==> flow/design.v <==
`timescale 1ns/1ps
module SIMD(clk,rst,opcode,funct3,funct7,rd_data1,rd_data2,rd_data3,w_add,immed,instrc_add,wr_add,wr_data );
input clk;   
input rst;   
input [6:0] opcode;  
input [2:0] funct3;  
input [6:0] funct7;  
input [15:0] rd_data1;   
input [15:0] rd_data2;   
input [15:0] rd_data3;   
input [4:0] w_add;   
input [11:0] immed;  
output [6:0]instrc_add;
output [4:0] wr_add;     
output [15:0] wr_data;   
wire [1:0]mode;
reg [12:0]op;
wire [3:0]scr_r;
wire scr;
wire [2:0]op_r;
wire [1:0]mac_hl;
wire [15:0]sig_ex;
wire [6:0]n_instrc_add;
wire [1:0]alu_mode;
wire [12:0]alu_op;
wire alu_scr;
wire signed[15:0]source1;
wire [15:0]data2;
wire signed[15:0]source3;
wire [15:0]exsig_data;
wire signed[15:0]source2;
wire signed[7:0]source1_8_1;
wire signed[7:0]source1_8_2;
wire signed[7:0]source2_8_1;
wire signed[7:0]source2_8_2;
wire signed[7:0]source3_8_1;
wire signed[7:0]source3_8_2;
wire signed[3:0]source1_4_1;
wire signed[3:0]source1_4_2;
wire signed[3:0]source1_4_3;
wire signed[3:0]source1_4_4;
wire signed[3:0]source2_4_1;
wire signed[3:0]source2_4_2;
wire signed[3:0]source2_4_3;
wire signed[3:0]source2_4_4;
wire signed[3:0]source3_4_1;
wire signed[3:0]source3_4_2;
wire signed[3:0]source3_4_3;
wire signed[3:0]source3_4_4;
reg [15:0]result_reg;
reg [31:0]mul_reg;
reg[91:0] pip_reg;
reg [6:0] instrc_add;  
assign scr_r=opcode[3:0];
assign op_r=opcode[6:4];
assign mac_hl=funct7[1:0];
always @(posedge clk)
    begin
        if(!rst)
            instrc_add<=0;
        else
            instrc_add<=n_instrc_add;
    end
assign mode=(funct3==3'b001)? 2'b01:
            (funct3==3'b010)? 2'b10:
            (funct3==3'b100)? 2'b11:2'b00;
assign scr=(scr_r==4'b0011)? 1:0;
always @ (opcode or funct7 or mac_hl)
    begin
        case (opcode)
            7'b0111011:begin
                            case(funct7)
                                7'b0000000: op=13'b0000_0000_0000_1;  
                                7'b0100000: op=13'b0000_0000_0001_0;  
                                7'b1000001: op=13'b0000_0000_0010_0;  
                                7'b1000010: op=13'b0000_0000_0100_0;  
                                7'b0001000: op=13'b0000_0000_1000_0;  
                                7'b0010000: op=13'b0000_0001_0000_0;  
                                7'b0011000: op=13'b0000_0010_0000_0;  
                                7'b0110000: op=13'b0000_0100_0000_0;  
                                default:op=13'b0000_0000_0000_0;  
                            endcase
                        end
             7'b1001011:begin
                            case(mac_hl)
                                2'b01:op=13'b0000_1000_0000_0;  
                                2'b10:op=13'b0001_0000_0000_0;  
                                default:op=13'b0000_0000_0000_0;  
                            endcase
                        end
             7'b0100011:op=13'b0010_0000_0000_0;  
             7'b1100011:op=13'b0100_0000_0000_0;  
             7'b1010011:op=13'b1000_0000_0000_0;  
             default:op=13'b0000_0000_0000_0;  
        endcase                                   
    end
assign sig_ex={{4{immed[10]}},immed};
assign n_instrc_add=instrc_add+3'b100;
always @(posedge clk)
    begin
        if(!rst)
            pip_reg <=0;
        else
            begin
                pip_reg[1:0]<=mode;  
                pip_reg[14:2]<=op;  
                pip_reg[15]<=scr;  
                pip_reg[31:16]<= rd_data1;  
                pip_reg[47:32]<= rd_data2;  
                pip_reg[63:48]<= rd_data3;  
                pip_reg[68:64]<= w_add;  
                pip_reg[91:76]<= sig_ex; 
            end 
    end
assign alu_mode=pip_reg[1:0];
assign alu_op=pip_reg[14:2];
assign alu_scr=pip_reg[15];
assign source1=pip_reg[31:16];
assign data2=pip_reg[47:32];
assign source3=pip_reg[63:48];
assign wr_add=pip_reg[68:64];
assign exsig_data=pip_reg[91:76];
assign source2=(alu_scr==1'b0)? data2:exsig_data;
assign source1_8_1=source1[7:0];
assign source1_8_2=source1[15:8];
assign source2_8_1=source2[7:0];
assign source2_8_2=source2[15:8];
assign source3_8_1=source3[7:0];
assign source3_8_2=source3[15:8];
assign source1_4_1=source1[3:0];
assign source1_4_2=source1[7:4];
assign source1_4_3=source1[11:8];
assign source1_4_4=source1[15:12];
assign source2_4_1=source2[3:0];
assign source2_4_2=source2[7:4];
assign source2_4_3=source2[11:8];
assign source2_4_4=source2[15:12];
assign source3_4_1=source3[3:0];
assign source3_4_2=source3[7:4];
assign source3_4_3=source3[11:8];
assign source3_4_4=source3[15:12];
always @(alu_op or alu_mode or source1 or source2 or source3 or source1_8_1 or source1_8_2 or 
         source2_8_1 or source2_8_2 or source3_8_1 or source3_8_2 or source1_4_1 or source1_4_2 or
         source1_4_3 or source1_4_4 or source2_4_1 or source2_4_2 or source2_4_3 or source2_4_4 or
         source3_4_1 or source3_4_2 or source3_4_3 or source3_4_3 or source3_4_4)
    begin
        mul_reg=0;
        result_reg=0;
        case(alu_op)
           13'b0000_0000_0000_1:begin
                                    case(alu_mode)
                                        2'b01:result_reg=source1+source2;  
                                        2'b10:result_reg={source1_8_2+source2_8_2,source1_8_1+source2_8_1};  
                                        2'b11:result_reg={source1_4_4+source2_4_4,source1_4_3+source2_4_3,source1_4_2+source2_4_2,source1_4_1+source2_4_1};  
                                        default:result_reg=0;
                                    endcase
                                end
           13'b0000_0000_0001_0:begin
                                    case(alu_mode)
                                        2'b01:result_reg=source1-source2;  
                                        2'b10:result_reg={source1_8_2-source2_8_2,source1_8_1-source2_8_1};  
                                        2'b11:result_reg={source1_4_4-source2_4_4,source1_4_3-source2_4_3,source1_4_2-source2_4_2,source1_4_1-source2_4_1};  
                                        default:result_reg=0;                       
                                    endcase
                                end
           13'b0000_0000_0010_0:begin
                                    case(alu_mode)
                                        2'b01:begin
                                                mul_reg=source1*source2;  
                                                result_reg=mul_reg[15:0];  
                                              end
                                        2'b10:begin
                                                mul_reg[15:0]=source1_8_1*source2_8_1;  
                                                mul_reg[31:16]=source1_8_2*source2_8_2;
                                                result_reg={mul_reg[23:16],mul_reg[7:0]}; 
                                              end
                                        2'b11:begin
                                                mul_reg[7:0]=source1_4_1*source2_4_1;  
                                                mul_reg[15:8]=source1_4_2*source2_4_2;
                                                mul_reg[23:16]=source1_4_3*source2_4_3;
                                                mul_reg[31:24]=source1_4_4*source2_4_4;
                                                result_reg={mul_reg[27:24],mul_reg[19:16],mul_reg[11:8],mul_reg[3:0]}; 
                                              end
                                        default:begin
                                                    result_reg=0;
                                                    mul_reg=0;
                                                end
                                    endcase
                                end
           13'b0000_0000_0100_0:begin
                                    case(alu_mode)
                                        2'b01:begin 
                                                mul_reg=source1*source2;  
                                                result_reg=mul_reg[31:16];  
                                              end
                                        2'b10:begin
                                                mul_reg[15:0]=source1_8_1*source2_8_1;  
                                                mul_reg[31:16]=source1_8_2*source2_8_2;
                                                result_reg={mul_reg[31:24],mul_reg[15:8]}; 
                                              end
                                        2'b11:begin
                                                mul_reg[7:0]=source1_4_1*source2_4_1;  
                                                mul_reg[15:8]=source1_4_2*source2_4_2;
                                                mul_reg[23:16]=source1_4_3*source2_4_3;
                                                mul_reg[31:24]=source1_4_4*source2_4_4;
                                                result_reg={mul_reg[31:28],mul_reg[23:20],mul_reg[15:12],mul_reg[7:4]}; 
                                              end
                                        default:begin
                                                    result_reg=0;
                                                    mul_reg=0;
                                                end
                                    endcase
                                end
           13'b0000_0000_1000_0:result_reg=source1&source2;  
           13'b0000_0001_0000_0:result_reg=source1|source2;  
           13'b0000_0010_0000_0:result_reg=source1^source2;  
           13'b0000_0100_0000_0:result_reg=~source1;  
           13'b0000_1000_0000_0:begin
                                    case(alu_mode)
                                        2'b01:begin
                                                mul_reg=source1*source2+{{16{1'b0}},source3};  
                                                result_reg=mul_reg[15:0];  
                                              end
                                        2'b10:begin
                                                mul_reg[15:0]=source1_8_1*source2_8_1+{{8{1'b0}},source3_8_1};  
                                                mul_reg[31:16]=source1_8_2*source2_8_2+{{8{1'b0}},source3_8_2};
                                                result_reg={mul_reg[23:16],mul_reg[7:0]}; 
                                              end
                                        2'b11:begin
                                                mul_reg[7:0]=source1_4_1*source2_4_1+{{4{1'b0}},source3_4_1};  
                                                mul_reg[15:8]=source1_4_2*source2_4_2+{{4{1'b0}},source3_4_2};
                                                mul_reg[23:16]=source1_4_3*source2_4_3+{{4{1'b0}},source3_4_3};
                                                mul_reg[31:24]=source1_4_4*source2_4_4+{{4{1'b0}},source3_4_4};
                                                result_reg={mul_reg[27:24],mul_reg[19:16],mul_reg[11:8],mul_reg[3:0]}; 
                                              end
                                        default:begin
                                                    result_reg=0;
                                                    mul_reg=0;
                                                end
                                    endcase
                                end
           13'b0001_0000_0000_0:begin
                                    case(alu_mode)
                                        2'b01:begin
                                                mul_reg=source1*source2+{{16{1'b0}},source3};  
                                                result_reg=mul_reg[31:16];  
                                              end
                                        2'b10:begin
                                                mul_reg[15:0]=source1_8_1*source2_8_1+{{8{1'b0}},source3_8_1};  
                                                mul_reg[31:16]=source1_8_2*source2_8_2+{{8{1'b0}},source3_8_2};
                                                result_reg={mul_reg[31:24],mul_reg[15:8]}; 
                                              end
                                        2'b11:begin
                                                mul_reg[7:0]=source1_4_1*source2_4_1+{{4{1'b0}},source3_4_1};  
                                                mul_reg[15:8]=source1_4_2*source2_4_2+{{4{1'b0}},source3_4_2};
                                                mul_reg[23:16]=source1_4_3*source2_4_3+{{4{1'b0}},source3_4_3};
                                                mul_reg[31:24]=source1_4_4*source2_4_4+{{4{1'b0}},source3_4_4};
                                                result_reg={mul_reg[31:28],mul_reg[23:20],mul_reg[15:12],mul_reg[7:4]}; 
                                              end
                                        default:begin
                                                    result_reg=0;
                                                    mul_reg=0;
                                                end                                    
                                    endcase
                                end
           13'b0010_0000_0000_0:result_reg=(source1<<source2);  
           13'b0100_0000_0000_0:result_reg=(source1>>source2);  
           13'b1000_0000_0000_0:result_reg=(source1<<<source2);  
           default:result_reg=0;
        endcase
    end
assign wr_data=result_reg;
endmodule
* Step by step through the tools: SIMD
The steps from the RTL of SIMD to its reports follow in flow order.
Lines are those of the file above, counted from 1.
Cell names lack the library's common part.
A cell with - has no value.
- Top :: SIMD
- Clock input :: clk
- Library :: sky130hd
- Library corner :: tt_025C_1v80

* Elaborated design
Counts by Yosys on the flattened word-level netlist (proc, flatten, opt, wreduce; memories kept). Register bits leave out memories and registers merged into their read ports (data or address); mux counts leave out enables and synchronous resets folded into registers. Print and check cells are left out.
- Register bits after elaboration :: 89
- Latch bits :: 0
- Memory bits (writable) :: 0
- Memory bits (read-only) :: 0
- Word width x clocked read ports :: 0
- Memory cells :: 0
- Bits of input ports :: 84
- Output and inout port bits :: 28
- Cells after elaboration :: 98
- Add/sub/neg operators :: 22
- Multiply operators :: 14
- Divide/modulo/power cells :: 0
- $lt $le $gt $ge :: 0
- Equal/unequal tests :: 34
- Shift-type cells :: 3
- Multiplexer cells :: 15
- Bitwise gates (word level) :: 5
- Reductions and logical operators :: 2
** Operator list (number)
- multiplier 16 x 16 -> 32 bit :: 2
- multiplier 8 x 8 -> 16 bit :: 4
- parallel mux 16 bit (select 3 bit) :: 6
- multiplier 4 x 4 -> 8 bit :: 8
- parallel mux 16 bit (select 13 bit) :: 1
- parallel mux 13 bit (select 5 bit) :: 1
- parallel mux 8 bit (select 8 bit) :: 1
- equality test 7 bit (second input constant) :: 5
- adder 16 x 8 -> 16 bit :: 2
- adder 32 x 16 -> 32 bit :: 1
- adder 8 x 4 -> 8 bit :: 4
- equality test 7 x 6 -> 1 bit (second input constant) :: 4
- parallel mux 10 bit (select 2 bit) :: 1
- adder 16 bit :: 1
- subtractor 16 bit :: 1
- bitwise AND 16 bit :: 1
- bitwise OR 16 bit :: 1
- XOR 16 bit :: 1
- left shift 16 x 16 -> 16 bit :: 1
- right shift 16 x 16 -> 16 bit :: 1
- <<< shifter 16 x 16 -> 16 bit :: 1
- NOT 16 bit :: 1
- adder 4 bit :: 4
- subtractor 4 bit :: 4
- adder 8 bit :: 2
- subtractor 8 bit :: 2
- 2-to-1 mux 16 bit :: 1
- equality test 7 x 5 -> 1 bit (second input constant) :: 2
Not listed: further kinds 26, cells in them 31.

* Longest topological paths
Depth = most cells in a row (Yosys ltp): at word level without a register or memory, in the mapped netlist without a sequential cell, where the memories' decode and read muxes count.
- Depth after elaboration :: 5
- ABC_AREA :: 1
- Gate-level depth with buffers :: 37
- Depth with buffers taken out :: 34

* Synthesis result
The flow's flattened synthesis, as Yosys stat reports it; memories are mapped. The netlist is that of the ABC_AREA named above (0 if unset); the other value can give another one.
Totals and module areas in this step are rounded.
- Cell count :: 4800
- Chip area (Yosys) :: 34700 µm²
- Sequential part of the area :: 1720 µm²
- Flip-flop cells :: 86
- Buffers :: 116
** Cell types
- fa_1 :: number 593, total area 1.19E+04 µm²
- ha_1 :: number 401, total area 5.02E+03 µm²
- inv_1 :: number 1229, total area 4.61E+03 µm²
- nand2_1 :: number 898, total area 3.37E+03 µm²
- dfxtp_1 :: number 86, total area 1.72E+03 µm²
- nor2_1 :: number 379, total area 1.42E+03 µm²
- nand3_1 :: number 259, total area 1.3E+03 µm²
- a21oi_1 :: number 231, total area 1.16E+03 µm²
- o21ai_0 :: number 175, total area 875.84 µm²
- nand4_1 :: number 61, total area 381.616 µm²
- clkbuf_1 :: number 82, total area 307.795 µm²
- xor2_1 :: number 35, total area 306.544 µm²
- nor3_1 :: number 54, total area 270.259 µm²
- o211ai_1 :: number 27, total area 202.694 µm²
- xnor2_1 :: number 22, total area 192.685 µm²
- or2_2 :: number 28, total area 175.168 µm²
- a31oi_1 :: number 26, total area 162.656 µm²
- o22ai_1 :: number 26, total area 162.656 µm²
Other cell types: 39; their cells: 188.

* Path before layout
Path of least setup slack by OpenSTA after synthesis, without wires, with an ideal clock, recovery checks aside; 20% of the period is set as input and as output delay. Where synthesis merged equal registers, the netlist keeps one of their names.
- Path type :: register -> output
- Start :: reg pip_reg[15]
- End :: out wr_data[15]
- Clock period :: 10.6 ns
- External output delay :: 2.120 ns
- Launch time at the first pin :: 0.000 ns
- Arrival :: 6.580 ns
- Data required time :: 8.480 ns
- Setup slack :: 1.900 ns
- Delay of the path :: 6.580 ns
- Driving pins on the path :: 31
- Buffers on the path :: 4
- Synthesis period reached :: 8.7 ns
"delay of the path" is the arrival time less input delay plus setup time.
At an output port there is no setup time.
"driving pins on the path" counts driving pins, that of a launching flip-flop among them; a cell with two outputs on the path counts twice.
"synthesis period reached" is the clock period less the worst setup slack; recovery checks do not enter. This is arithmetic on one report: input and output delays are still those of the set period (20% each).
The rows between start and end are the longest chain of elaborated cells between them; the timing report does not say that the signal goes this way. Where chains are equally long, one stands for them.
Each line given opens the expression or statement behind the cell; cells for indexed reads and writes are added by Yosys, which also makes memories of some case tables.
- Cell sequence :: dfxtp_1 -> inv_2 -> buf_2 -> or2_1 -> nand2_1 -> buf_2 -> buf_2 -> buf_2 -> nor2_1 -> fa_1 -> fa_1 -> fa_1 -> fa_1 -> inv_1 -> fa_1 -> fa_1 -> inv_1 -> ha_1 -> a21oi_1 -> a21boi_0 -> nand2_1 -> a21oi_1 -> nand2_1 -> inv_1 -> nand2_1 -> nand3_1 -> nand3_1 -> nand2_1 -> nand3_1 -> nor2_1 -> nand3_1
- Cells in the longest elaborated chain :: 5
- Elaborated cells on any way between the ends :: 29
- Those cells by class :: add/sub: 9; mul: 6; shift: 3; mux: 8; logic: 3
** Ends and longest elaborated chain, post-synthesis
- from (decl) :: RTL line 52 : reg[91:0] pip_reg;
- from (assign) :: RTL line 102 : pip_reg <=0;
- from (assign) :: RTL line 107 : pip_reg[15]<=scr;
- 2-to-1 mux 16 bit :: RTL line 123 : assign source2=(alu_scr==1'b0)? data2:exsig_data;
- multiplier 4 x 4 -> 8 bit :: RTL line 257 : mul_reg[31:24]=source1_4_4*source2_4_4+{{4{1'b0}},source3_4_4};
- adder 8 x 4 -> 8 bit :: RTL line 257
- parallel mux 16 bit (select 3 bit) :: RTL line 243 : case(alu_mode)
- parallel mux 16 bit (select 13 bit) :: RTL line 149 : case(alu_op)
- to (decl) :: RTL line 15 : output [15:0] wr_data;

* Worst path after layout
From the final timing report of flow run 2: the path of least setup slack in the routed layout; clock arrival at registers is part of the times.
- Path type :: register -> output
- Start :: reg pip_reg[15]
- End :: out wr_data[9]
- Clock period :: 18.5 ns
- External output delay :: 3.70 ns
- Launch time at the first pin :: 0.39 ns
- Arrival :: 10.95 ns
- Data required time :: 14.80 ns
- Setup slack :: 3.85 ns
- Driving pins on the path :: 33
- Buffers on the path :: 5
The rows between start and end are the longest chain of elaborated cells between them; the timing report does not say that the signal goes this way. Where chains are equally long, one stands for them.
- Cell sequence :: dfxtp_1 -> inv_2 -> buf_2 -> or2_1 -> nand2_1 -> buf_2 -> buf_2 -> buf_2 -> nor2_1 -> fa_1 -> inv_1 -> fa_1 -> inv_1 -> fa_1 -> fa_1 -> fa_1 -> inv_1 -> fa_1 -> inv_1 -> ha_1 -> nand2_1 -> nor2_1 -> inv_1 -> nor3_1 -> nand3_1 -> nand4_1 -> nand3_1 -> nand3b_1 -> nand2_1 -> nand2_1 -> nor2_1 -> nand3_1 -> clkdlybuf4s50_1
- Cells in the longest elaborated chain :: 5
- Elaborated cells on any way between the ends :: 29
- Those cells by class :: add/sub: 9; mul: 6; shift: 3; mux: 8; logic: 3
** Ends and longest elaborated chain, post-layout
- from (decl) :: RTL line 52 : reg[91:0] pip_reg;
- from (assign) :: RTL line 102 : pip_reg <=0;
- from (assign) :: RTL line 107 : pip_reg[15]<=scr;
- 2-to-1 mux 16 bit :: RTL line 123 : assign source2=(alu_scr==1'b0)? data2:exsig_data;
- multiplier 4 x 4 -> 8 bit :: RTL line 256 : mul_reg[23:16]=source1_4_3*source2_4_3+{{4{1'b0}},source3_4_3};
- adder 8 x 4 -> 8 bit :: RTL line 256
- parallel mux 16 bit (select 3 bit) :: RTL line 243 : case(alu_mode)
- parallel mux 16 bit (select 13 bit) :: RTL line 149 : case(alu_op)
- to (decl) :: RTL line 15 : output [15:0] wr_data;

Appendix: measured runs

Measured data: module SIMD, platform sky130hd, 2 stored runs of the flow under differing settings, order arbitrary. Input and output delays are each 20% of the period that was set; the output load is 0.01 pF.
"clock period achieved": clock period set for the run, less the worst setup slack. It is reckoned from that one timing run; input and output delays stay at 20% of the period that was set.
By "critical path time" is meant the share of the clock period that the worst setup path is allowed (20% is reserved at inputs, 20% at outputs), minus its slack. Clock arrival times at its registers enter into it.
By "total power after layout" is meant OpenSTA's value without simulated activity: inputs other than the clock are taken to toggle once in ten clock periods, and the tool carries that through the logic.
The measured numbers are rounded.

* Flow run 1
** Files
==> flow/run.sh <==
#!/bin/bash
# the make line also repeats the synthesis and layout settings of config.mk as NAME=value (left out here)
make -C /OpenROAD-flow-scripts/flow DESIGN_CONFIG=/design/flow/config.mk WORK_HOME=/design/flow/orfs CLKGATE_MAP_FILE= finish
==> flow/config.mk <==
export PLATFORM = sky130hd
export DESIGN_NAME = SIMD
export DESIGN_NICKNAME = SIMD
export VERILOG_FILES = /design/flow/design.v
export SDC_FILE = /design/flow/constraint.sdc
export NUM_CORES = 4
export LEC_CHECK = 0
export ABC_AREA = 1
export CAP_MARGIN = 35
export CELL_PAD_IN_SITES_DETAIL_PLACEMENT = 2
export CORE_MARGIN = 10
export CORE_UTILIZATION = 72
export CTS_CLUSTER_DIAMETER = 351
export HOLD_SLACK_MARGIN = 0.19
export MAX_ROUTING_LAYER = met4
export MIN_ROUTING_LAYER = met2
export SETUP_SLACK_MARGIN = -0.69
export SLEW_MARGIN = 20
export TNS_END_PERCENT = 20
==> flow/constraint.sdc <==
create_clock -name core_clock -period 11.0 [get_ports {clk}]
set_input_delay 2.2000 -clock core_clock [delete_from_list [all_inputs] [get_ports {clk}]]
set_output_delay 2.2000 -clock core_clock [all_outputs]
set_load 0.01 [all_outputs]
** Results
No final report: placement broke off with DPL-0033.

* Flow run 2
** Files
==> flow/run.sh <==
#!/bin/bash
# the make line also repeats the synthesis and layout settings of config.mk as NAME=value (left out here)
make -C /OpenROAD-flow-scripts/flow DESIGN_CONFIG=/design/flow/config.mk WORK_HOME=/design/flow/orfs CLKGATE_MAP_FILE= finish
==> flow/config.mk <==
export PLATFORM = sky130hd
export DESIGN_NAME = SIMD
export DESIGN_NICKNAME = SIMD
export VERILOG_FILES = /design/flow/design.v
export SDC_FILE = /design/flow/constraint.sdc
export NUM_CORES = 4
export LEC_CHECK = 0
export ABC_AREA = 1
export CAP_MARGIN = 20
export CELL_PAD_IN_SITES_GLOBAL_PLACEMENT = 1
export CORE_ASPECT_RATIO = 0.94
export CORE_MARGIN = 2
export CORE_UTILIZATION = 33
export CTS_CLUSTER_SIZE = 35
export GPL_TIMING_DRIVEN = 0
export MIN_ROUTING_LAYER = met2
export PLACE_DENSITY = 0.81
export SLEW_MARGIN = 35
==> flow/constraint.sdc <==
create_clock -name core_clock -period 18.5 [get_ports {clk}]
set_input_delay 3.7000 -clock core_clock [delete_from_list [all_inputs] [get_ports {clk}]]
set_output_delay 3.7000 -clock core_clock [all_outputs]
set_load 0.01 [all_outputs]
** Results
- Yosys chip area after synthesis :: 34,700 µm²
- Overall die area :: 108,000 µm²
- Std-cell area (final layout) :: 38,400 µm²
- Utilization in the final report :: 36.7 %
- Worst setup slack after layout :: 3.85 ns
- Setup total negative slack :: 0.000 ns
- Worst hold slack :: 0.476 ns
- Total power after layout :: 0.00239 W
- Clock period achieved :: 14.651 ns
- Critical path time :: 10.95 ns
- Type of the worst setup path :: register -> output
